==> flow/design.v <==
module distorter_pipelined_368 #(parameter INT_WIDTH = 4,
                                 FRACT_WIDTH = 12,
                                 DATA_WIDTH = INT_WIDTH + FRACT_WIDTH)
                                (input wire clk_368,
                                 input wire rst_n,
                                 input wire signed [DATA_WIDTH-1 : 0] in_r,
                                 input wire signed [DATA_WIDTH-1 : 0] in_i,
                                 input wire signed [DATA_WIDTH-1 : 0] a10_r,
                                 input wire signed [DATA_WIDTH-1 : 0] a10_i,
                                 input wire signed [DATA_WIDTH-1 : 0] a30_r,
                                 input wire signed [DATA_WIDTH-1 : 0] a30_i,
                                 input wire signed [DATA_WIDTH-1 : 0] a50_r,
                                 input wire signed [DATA_WIDTH-1 : 0] a50_i,
                                 output reg signed [DATA_WIDTH-1 : 0] out_r,
                                 output reg signed [DATA_WIDTH-1 : 0] out_i);
    wire signed [2*DATA_WIDTH-1 : 0] xin_r, xin_i;
    wire signed [DATA_WIDTH-1 : 0] xin_trunc_r, xin_trunc_i;
    wire signed [DATA_WIDTH-1 : 0] abs_squared;
    wire signed [2*DATA_WIDTH-1 : 0] abs_pwr_four;
    wire signed [DATA_WIDTH-1 : 0] abs_pwr_four_trunc;
    wire signed [2*DATA_WIDTH-1 : 0] half_mul1_r;
    wire signed [DATA_WIDTH-1 : 0] half_mul1_trunc_r;
    wire signed [2*DATA_WIDTH-1 : 0] half_mul1_i;
    wire signed [DATA_WIDTH-1 : 0] half_mul1_trunc_i;
    wire signed [DATA_WIDTH-1 : 0] add1_r;
    wire signed [DATA_WIDTH-1 : 0] add1_i;
    wire signed [2*DATA_WIDTH-1 : 0] half_mul2_r;
    wire signed [DATA_WIDTH-1 : 0] half_mul2_trunc_r;
    wire signed [2*DATA_WIDTH-1 : 0] half_mul2_i;
    wire signed [DATA_WIDTH-1 : 0] half_mul2_trunc_i;
    wire signed [DATA_WIDTH-1 : 0] add2_r;
    wire signed [DATA_WIDTH-1 : 0] add2_i;
    wire signed [2*DATA_WIDTH-1 : 0] mul1;
    wire signed [DATA_WIDTH-1 : 0] mul1_trunc;
    wire signed [2*DATA_WIDTH-1 : 0] mul2;
    wire signed [DATA_WIDTH-1 : 0] mul2_trunc;
    wire signed [2*DATA_WIDTH-1 : 0] mul3;
    wire signed [DATA_WIDTH-1 : 0] mul3_trunc;
    wire signed [2*DATA_WIDTH-1 : 0] mul4;
    wire signed [DATA_WIDTH-1 : 0] mul4_trunc;
    reg signed [DATA_WIDTH-1 : 0] in_r_reg1, in_i_reg1, in_r_reg2, in_i_reg2, in_r_reg3, in_i_reg3, in_r_reg4, in_i_reg4;
    wire signed [DATA_WIDTH-1 : 0] out_r_comb, out_i_comb;
    reg signed [DATA_WIDTH-1 : 0] a10_r_reg1, a10_i_reg1, a10_r_reg2, a10_i_reg2, a10_r_reg3, a10_i_reg3;
    reg signed [DATA_WIDTH-1 : 0] a30_r_reg1, a30_i_reg1, a30_r_reg2, a30_i_reg2;
    reg signed [DATA_WIDTH-1 : 0] a50_r_reg1, a50_i_reg1, a50_r_reg2, a50_i_reg2, a50_r_reg3, a50_i_reg3;
    reg signed [DATA_WIDTH-1 : 0] abs_squared_reg;
    reg signed [DATA_WIDTH-1 : 0] half_mul1_trunc_r_reg, half_mul1_trunc_i_reg;
    reg signed [DATA_WIDTH-1 : 0] abs_pwr_four_trunc_reg;
    reg signed [DATA_WIDTH-1 : 0] add1_r_reg, add1_i_reg;
    reg signed [DATA_WIDTH-1 : 0] half_mul2_trunc_r_reg, half_mul2_trunc_i_reg;
    reg signed [DATA_WIDTH-1 : 0] add2_r_reg;
    reg signed [DATA_WIDTH-1 : 0] add2_i_reg;
    reg signed [DATA_WIDTH-1 : 0] in_r_reg5, in_i_reg5;
    always@(posedge clk_368 or negedge rst_n)
    begin
        if (!rst_n)
        begin
            in_r_reg1              <= 'd0;
            in_i_reg1              <= 'd0;
            in_r_reg2              <= 'd0;
            in_i_reg2              <= 'd0;
            in_r_reg3              <= 'd0;
            in_i_reg3              <= 'd0;
            in_r_reg4              <= 'd0;
            in_i_reg4              <= 'd0;
            out_r                  <= 'd0;
            out_i                  <= 'd0;
            a10_r_reg1             <= 'd0;
            a10_i_reg1             <= 'd0;
            a10_r_reg2             <= 'd0;
            a10_i_reg2             <= 'd0;
            a10_r_reg3             <= 'd0;
            a10_i_reg3             <= 'd0;
            a30_r_reg1             <= 'd0;
            a30_i_reg1             <= 'd0;
            a30_r_reg2             <= 'd0;
            a30_i_reg2             <= 'd0;
            a50_r_reg1             <= 'd0;
            a50_i_reg1             <= 'd0;
            a50_r_reg2             <= 'd0;
            a50_i_reg2             <= 'd0;
            a50_r_reg3             <= 'd0;
            a50_i_reg3             <= 'd0;
            abs_squared_reg        <= 'd0;
            half_mul1_trunc_r_reg  <= 'd0;
            half_mul1_trunc_i_reg  <= 'd0;
            abs_pwr_four_trunc_reg <= 'd0;
            add1_r_reg             <= 'd0;
            add1_i_reg             <= 'd0;
            half_mul2_trunc_r_reg  <= 'd0;
            half_mul2_trunc_i_reg  <= 'd0;
            add2_r_reg             <= 'd0;
            add2_i_reg             <= 'd0;
            in_r_reg5              <= 'd0;
            in_i_reg5              <= 'd0;
        end
        else
        begin
            in_r_reg1              <= in_r;
            in_i_reg1              <= in_i;
            in_r_reg2              <= in_r_reg1;
            in_i_reg2              <= in_i_reg1;
            in_r_reg3              <= in_r_reg2;
            in_i_reg3              <= in_i_reg2;
            in_r_reg4              <= in_r_reg3;
            in_i_reg4              <= in_i_reg3;
            out_r                  <= out_r_comb;
            out_i                  <= out_i_comb;
            a10_r_reg1             <= a10_r;
            a10_i_reg1             <= a10_i;
            a10_r_reg2             <= a10_r_reg1;
            a10_i_reg2             <= a10_i_reg1;
            a10_r_reg3             <= a10_r_reg2;
            a10_i_reg3             <= a10_i_reg2;
            a30_r_reg1             <= a30_r;
            a30_i_reg1             <= a30_i;
            a30_r_reg2             <= a30_r_reg1;
            a30_i_reg2             <= a30_i_reg1;
            a50_r_reg1             <= a50_r;
            a50_i_reg1             <= a50_i;
            a50_r_reg2             <= a50_r_reg1;
            a50_i_reg2             <= a50_i_reg1;
            a50_r_reg3             <= a50_r_reg2;
            a50_i_reg3             <= a50_i_reg2;
            abs_squared_reg        <= abs_squared;
            half_mul1_trunc_r_reg  <= half_mul1_trunc_r;
            half_mul1_trunc_i_reg  <= half_mul1_trunc_i;
            abs_pwr_four_trunc_reg <= abs_pwr_four_trunc;
            add1_r_reg             <= add1_r;
            add1_i_reg             <= add1_i;
            half_mul2_trunc_r_reg  <= half_mul2_trunc_r;
            half_mul2_trunc_i_reg  <= half_mul2_trunc_i;
            add2_r_reg             <= add2_r;
            add2_i_reg             <= add2_i;
            in_r_reg5              <= in_r_reg4;
            in_i_reg5              <= in_i_reg4;
        end
    end
    assign xin_r       = in_r_reg1 * in_r_reg1;
    assign xin_trunc_r = xin_r >> (FRACT_WIDTH);
    assign xin_i       = in_i_reg1 * in_i_reg1;
    assign xin_trunc_i = xin_i >> (FRACT_WIDTH);
    assign abs_squared = xin_trunc_r + xin_trunc_i;
    assign abs_pwr_four       = abs_squared_reg * abs_squared_reg;
    assign abs_pwr_four_trunc = abs_pwr_four >> (FRACT_WIDTH);
    assign half_mul1_r       = abs_squared_reg * a30_r_reg2;
    assign half_mul1_trunc_r = half_mul1_r >> (FRACT_WIDTH);
    assign half_mul1_i       = abs_squared_reg * a30_i_reg2;
    assign half_mul1_trunc_i = half_mul1_i >> (FRACT_WIDTH);
    assign add1_r = half_mul1_trunc_r_reg + a10_r_reg3;
    assign add1_i = half_mul1_trunc_i_reg + a10_i_reg3;
    assign half_mul2_r       = abs_pwr_four_trunc_reg * a50_r_reg3;
    assign half_mul2_trunc_r = half_mul2_r >> (FRACT_WIDTH);
    assign half_mul2_i       = abs_pwr_four_trunc_reg * a50_i_reg3;
    assign half_mul2_trunc_i = half_mul2_i >> (FRACT_WIDTH);
    assign add2_r = half_mul2_trunc_r_reg + add1_r_reg;
    assign add2_i = half_mul2_trunc_i_reg + add1_i_reg;
    assign mul1       = add2_r_reg * in_r_reg5;
    assign mul1_trunc = mul1 >> (FRACT_WIDTH);
    assign mul2       = add2_i_reg * in_i_reg5;
    assign mul2_trunc = mul2 >> (FRACT_WIDTH);
    assign mul3       = add2_r_reg * in_i_reg5;
    assign mul3_trunc = mul3 >> (FRACT_WIDTH);
    assign mul4       = add2_i_reg * in_r_reg5;
    assign mul4_trunc = mul4 >> (FRACT_WIDTH);
    assign out_r_comb = mul1_trunc - mul2_trunc;
    assign out_i_comb = mul3_trunc + mul4_trunc;
endmodule
---- From RTL to reports: distorter_pipelined_368 ----
The steps from the RTL of distorter_pipelined_368 to its reports follow in flow order.
Lines are those of the file above, counted from 1.
Cell names lack the library's common part.
A cell with - has no value.
inputs
  top module .............................. distorter_pipelined_368
  clock ................................... clk_368
  cell library ............................ sky130hd
  timing corner ........................... tt_025C_1v80

---- Word-level counts ----
Source: Yosys, flattened and elaborated, memories not mapped. Widths are those after wreduce; folded enables and synchronous resets count as part of the registers. Registers that Yosys merges into a memory's read port (data or address) are not register bits. Print and check cells do not count. Equal cells are merged and count once.
operators by class
  reductions and logical operators ........ 0
  add/subtract/negate cells ............... 7
  $lt $le $gt $ge ......................... 0
  eq/ne operators ......................... 0
  multiplexer cells ....................... 0
  shift operators ......................... 0
  div/mod/pow operators ................... 0
  $mul .................................... 11
  bitwise operators ....................... 0
operator list
  kind                                            number
  16-bit by 16-bit multiplier with 28-bit output  11
  16-bit adder                                    6
  16-bit subtractor                               1
bit counts
  memory bits (writable) .................. 0
  input bits .............................. 130
  output and inout bits ................... 32
  cells after elaboration ................. 56
  bits in latches ......................... 0
  ROM bits ................................ 0
  memories ................................ 0
  flip-flop bits (word level) ............. 608
  clocked read ports x word width ......... 0

---- Depth ----
Yosys ltp: most cells in a row. Word level: on the elaborated netlist, between registers, memories and ports. Mapped: between sequential cells and ports; inverters and the memories' decode and read muxes count.
logic depth
  depth after elaboration ................. 2
  ABC_AREA ................................ 1
  mapped depth ............................ 38
  depth with buffers taken out ............ 37

---- After synthesis ----
Yosys stat after the flow's synthesis: flattened, memories mapped to cells. It holds for the ABC_AREA given above (unset counts as 0); a run with the other value may have another netlist.
mapped netlist
  flip-flops .............................. 608
  cells in the netlist .................... 13,442
  chip area (Yosys) ....................... 115,650.9 um^2
  area of sequential cells ................ 15,214.6 um^2
  buffers ................................. 489
cells by type
  cell      number  area in all (um^2)
  fa_1      2,448   4.9E+04
  inv_1     4,207   1.58E+04
  dfrtp_1   608     1.52E+04
  ha_1      936     1.17E+04
  nand2_1   3,029   1.14E+04
  xor2_1    275     2,408.56
  a21oi_1   393     1.97E+03
  xnor2_1   169     1,480.17
  clkbuf_1  382     1.43E+03
  nor2_1    237     889.603
  nand3_1   154     770.739
  o21ai_0   152     760.73
  buf_1     74      277.766
  nor3_1    49      245.235
  a21o_1    31      232.723
  o21bai_1  29      217.709
  nand4_1   30      187.68
  a31oi_1   24      150.144
Not listed: further types 38, cells in them 215.

---- Worst setup path after synthesis ----
Path of least setup slack by OpenSTA after synthesis, without wires, with an ideal clock, recovery checks aside; 20% of the period is set as input and as output delay. Where synthesis merged equal registers, the netlist keeps one of their names.
timing after synthesis
  path kind ............................... reg-to-reg
  start ................................... reg in_i_reg5[1]
  end ..................................... reg out_r[12]
  delay of the path ....................... 6,891 ps
  data required time ...................... 8,921 ps
  setup time .............................. 79 ps
  period .................................. 9,000 ps
  data arrival time ....................... 6,812 ps
  launch time at the first pin ............ 0 ps
  buffers on the path ..................... 2
  stages on the path ...................... 30
  setup slack ............................. 2,109 ps
  period reached after synthesis .......... 6,891 ps
"delay of the path" = arrival - input delay + setup time.
"stages on the path": output pins that drive a net of the path, with the launching flip-flop's if there is one; two outputs of one cell count as two.
"period reached after synthesis" = period - worst setup slack (recovery checks aside). The figure is calculated, with input and output delays left at 20% of the set period.
The rows between start and end are the longest chain of elaborated cells between them; the timing report does not say that the signal goes this way. Where chains are equally long, one stands for them.
Each line given opens the expression or statement behind the cell; cells for indexed reads and writes are added by Yosys, which also makes memories of some case tables.
on the way, after synthesis
  cell sequence ........................... dfrtp_1 clkbuf_1 buf_1 nand2_1 fa_1 fa_1 fa_1 fa_1 inv_1 fa_1 inv_1 fa_1 inv_1 ha_1 nand2_1 nor4_1 a21oi_1 xor2_1 ha_1 fa_1 nor2_1 a211oi_1 o21ai_0 nand2_1 nand2_1 nand2_1 nand2_1 nand3_1 nand2_1 xor2_1
  cells in the longest elaborated chain ... 2
  elaborated cells between the ends (all ways) .. 2
  source lines of those cells ............. 2
  classes of those cells .................. add/sub (1); mul (1)
RTL lines, path after synthesis
  element                                         RTL line  source
  from (decl)                                     53        reg signed [DATA_WIDTH-1 : 0] in_r_reg5, in_i_reg5;
  from (assign)                                   95        in_i_reg5              <= 'd0;
  from (assign)                                   136       in_i_reg5              <= in_i_reg4;
  16-bit by 16-bit multiplier with 28-bit output  160       assign mul2       = add2_i_reg * in_i_reg5;
  16-bit subtractor                               166       assign out_r_comb = mul1_trunc - mul2_trunc;
  to (assign)                                     66        out_r                  <= 'd0;
  to (assign)                                     107       out_r                  <= out_r_comb;
  to (decl)                                       14        output reg signed [DATA_WIDTH-1 : 0] out_r,

---- Path in the finished layout ----
From the final timing report of run 2: the path of least setup slack in the routed layout; clock arrival at registers is part of the times.
The report prints the path's times to 10 ps; the period is as set.
timing after layout
  path kind ............................... reg-to-reg
  start ................................... reg in_r_reg5[1]
  end ..................................... reg out_r[15]
  stages on the path ...................... 31
  period .................................. 15,400 ps
  data arrival time ....................... 10,160 ps
  setup slack ............................. 5,740 ps
  buffers on the path ..................... 2
  setup time .............................. 180 ps
  launch time at the first pin ............ 710 ps
  data required time ...................... 15,900 ps
The rows between start and end are the longest chain of elaborated cells between them; the timing report does not say that the signal goes this way. Where chains are equally long, one stands for them.
on the way, after layout
  cell sequence ........................... dfrtp_1 clkbuf_2 buf_1 nand2_1 fa_1 fa_1 fa_1 inv_1 fa_1 fa_1 inv_1 fa_1 inv_1 ha_1 nand2_1 inv_1 nand3_1 o221ai_1 a21oi_1 xnor2_1 ha_1 a21oi_1 o21ai_1 a31oi_1 o21ai_1 a21oi_1 nand3_1 nand2_1 inv_1 nand3_1 nand2_1
  cells in the longest elaborated chain ... 2
  elaborated cells between the ends (all ways) .. 2
  source lines of those cells ............. 2
  classes of those cells .................. add/sub (1); mul (1)
RTL lines, path after layout
  element                                         RTL line  source
  from (decl)                                     53        reg signed [DATA_WIDTH-1 : 0] in_r_reg5, in_i_reg5;
  from (assign)                                   94        in_r_reg5              <= 'd0;
  from (assign)                                   135       in_r_reg5              <= in_r_reg4;
  16-bit by 16-bit multiplier with 28-bit output  158       assign mul1       = add2_r_reg * in_r_reg5;
  16-bit subtractor                               166       assign out_r_comb = mul1_trunc - mul2_trunc;
  to (assign)                                     66        out_r                  <= 'd0;
  to (assign)                                     107       out_r                  <= out_r_comb;
  to (decl)                                       14        output reg signed [DATA_WIDTH-1 : 0] out_r,

Hand-over note for distorter_pipelined_368

Record of 2 stored runs of the RTL-to-layout flow on distorter_pipelined_368, platform sky130hd. The runs are unordered. Constraints: input delay and output delay 20% of the set period each, output load 0.01 pF.
"clock period achieved" means the clock period less the worst setup slack. The figure is calculated, with input and output delays left at 20% of the set period.

======== run 1 ========
==> flow/run.sh <==
#!/bin/bash
# the make line also repeats the synthesis and layout settings of config.mk as NAME=value (left out here)
make -C /OpenROAD-flow-scripts/flow DESIGN_CONFIG=/design/flow/config.mk WORK_HOME=/design/flow/orfs CLKGATE_MAP_FILE= finish
==> flow/config.mk <==
export PLATFORM = sky130hd
export DESIGN_NAME = distorter_pipelined_368
export DESIGN_NICKNAME = distorter_pipelined_368
export VERILOG_FILES = /design/flow/design.v
export SDC_FILE = /design/flow/constraint.sdc
export NUM_CORES = 4
export LEC_CHECK = 0
export CAP_MARGIN = 20
export CELL_PAD_IN_SITES_DETAIL_PLACEMENT = 2
export CORE_MARGIN = 2
export CORE_UTILIZATION = 40
export SETUP_SLACK_MARGIN = -0.79
export SLEW_MARGIN = 20
==> flow/constraint.sdc <==
create_clock -name core_clock -period 9.0 [get_ports {clk_368}]
set_input_delay 1.8000 -clock core_clock [delete_from_list [all_inputs] [get_ports {clk_368}]]
set_output_delay 1.8000 -clock core_clock [all_outputs]
set_load 0.01 [all_outputs]

-------- run 1 --------
  no results, routing failed with ODB-0269

======== run 2 ========
==> flow/run.sh <==
#!/bin/bash
# the make line also repeats the synthesis and layout settings of config.mk as NAME=value (left out here)
make -C /OpenROAD-flow-scripts/flow DESIGN_CONFIG=/design/flow/config.mk WORK_HOME=/design/flow/orfs CLKGATE_MAP_FILE= finish
==> flow/config.mk <==
export PLATFORM = sky130hd
export DESIGN_NAME = distorter_pipelined_368
export DESIGN_NICKNAME = distorter_pipelined_368
export VERILOG_FILES = /design/flow/design.v
export SDC_FILE = /design/flow/constraint.sdc
export NUM_CORES = 4
export LEC_CHECK = 0
export ABC_AREA = 1
export CAP_MARGIN = 5
export CELL_PAD_IN_SITES_GLOBAL_PLACEMENT = 1
export CORE_ASPECT_RATIO = 0.75
export CORE_MARGIN = 5
export CORE_UTILIZATION = 46
export CTS_CLUSTER_DIAMETER = 139
export GPL_TIMING_DRIVEN = 0
export HOLD_SLACK_MARGIN = 0.1
export MAX_ROUTING_LAYER = met4
export MIN_ROUTING_LAYER = met1
export SETUP_SLACK_MARGIN = -0.06
export SLEW_MARGIN = 40
export TNS_END_PERCENT = 5
==> flow/constraint.sdc <==
create_clock -name core_clock -period 15.4 [get_ports {clk_368}]
set_input_delay 3.0800 -clock core_clock [delete_from_list [all_inputs] [get_ports {clk_368}]]
set_output_delay 3.0800 -clock core_clock [all_outputs]
set_load 0.01 [all_outputs]

-------- measured, run 2 --------
  netlist area reported by Yosys .......... 115,650.9 um^2
  area inside the die boundary ............ 261,646.0 um^2
  setup slack of the critical path ........ 5,741 ps
  clock period achieved ................... 9,659 ps
  area of the standard cells in the finished layout .. 124,432.0 um^2
  worst hold slack ........................ 307 ps

End of note.
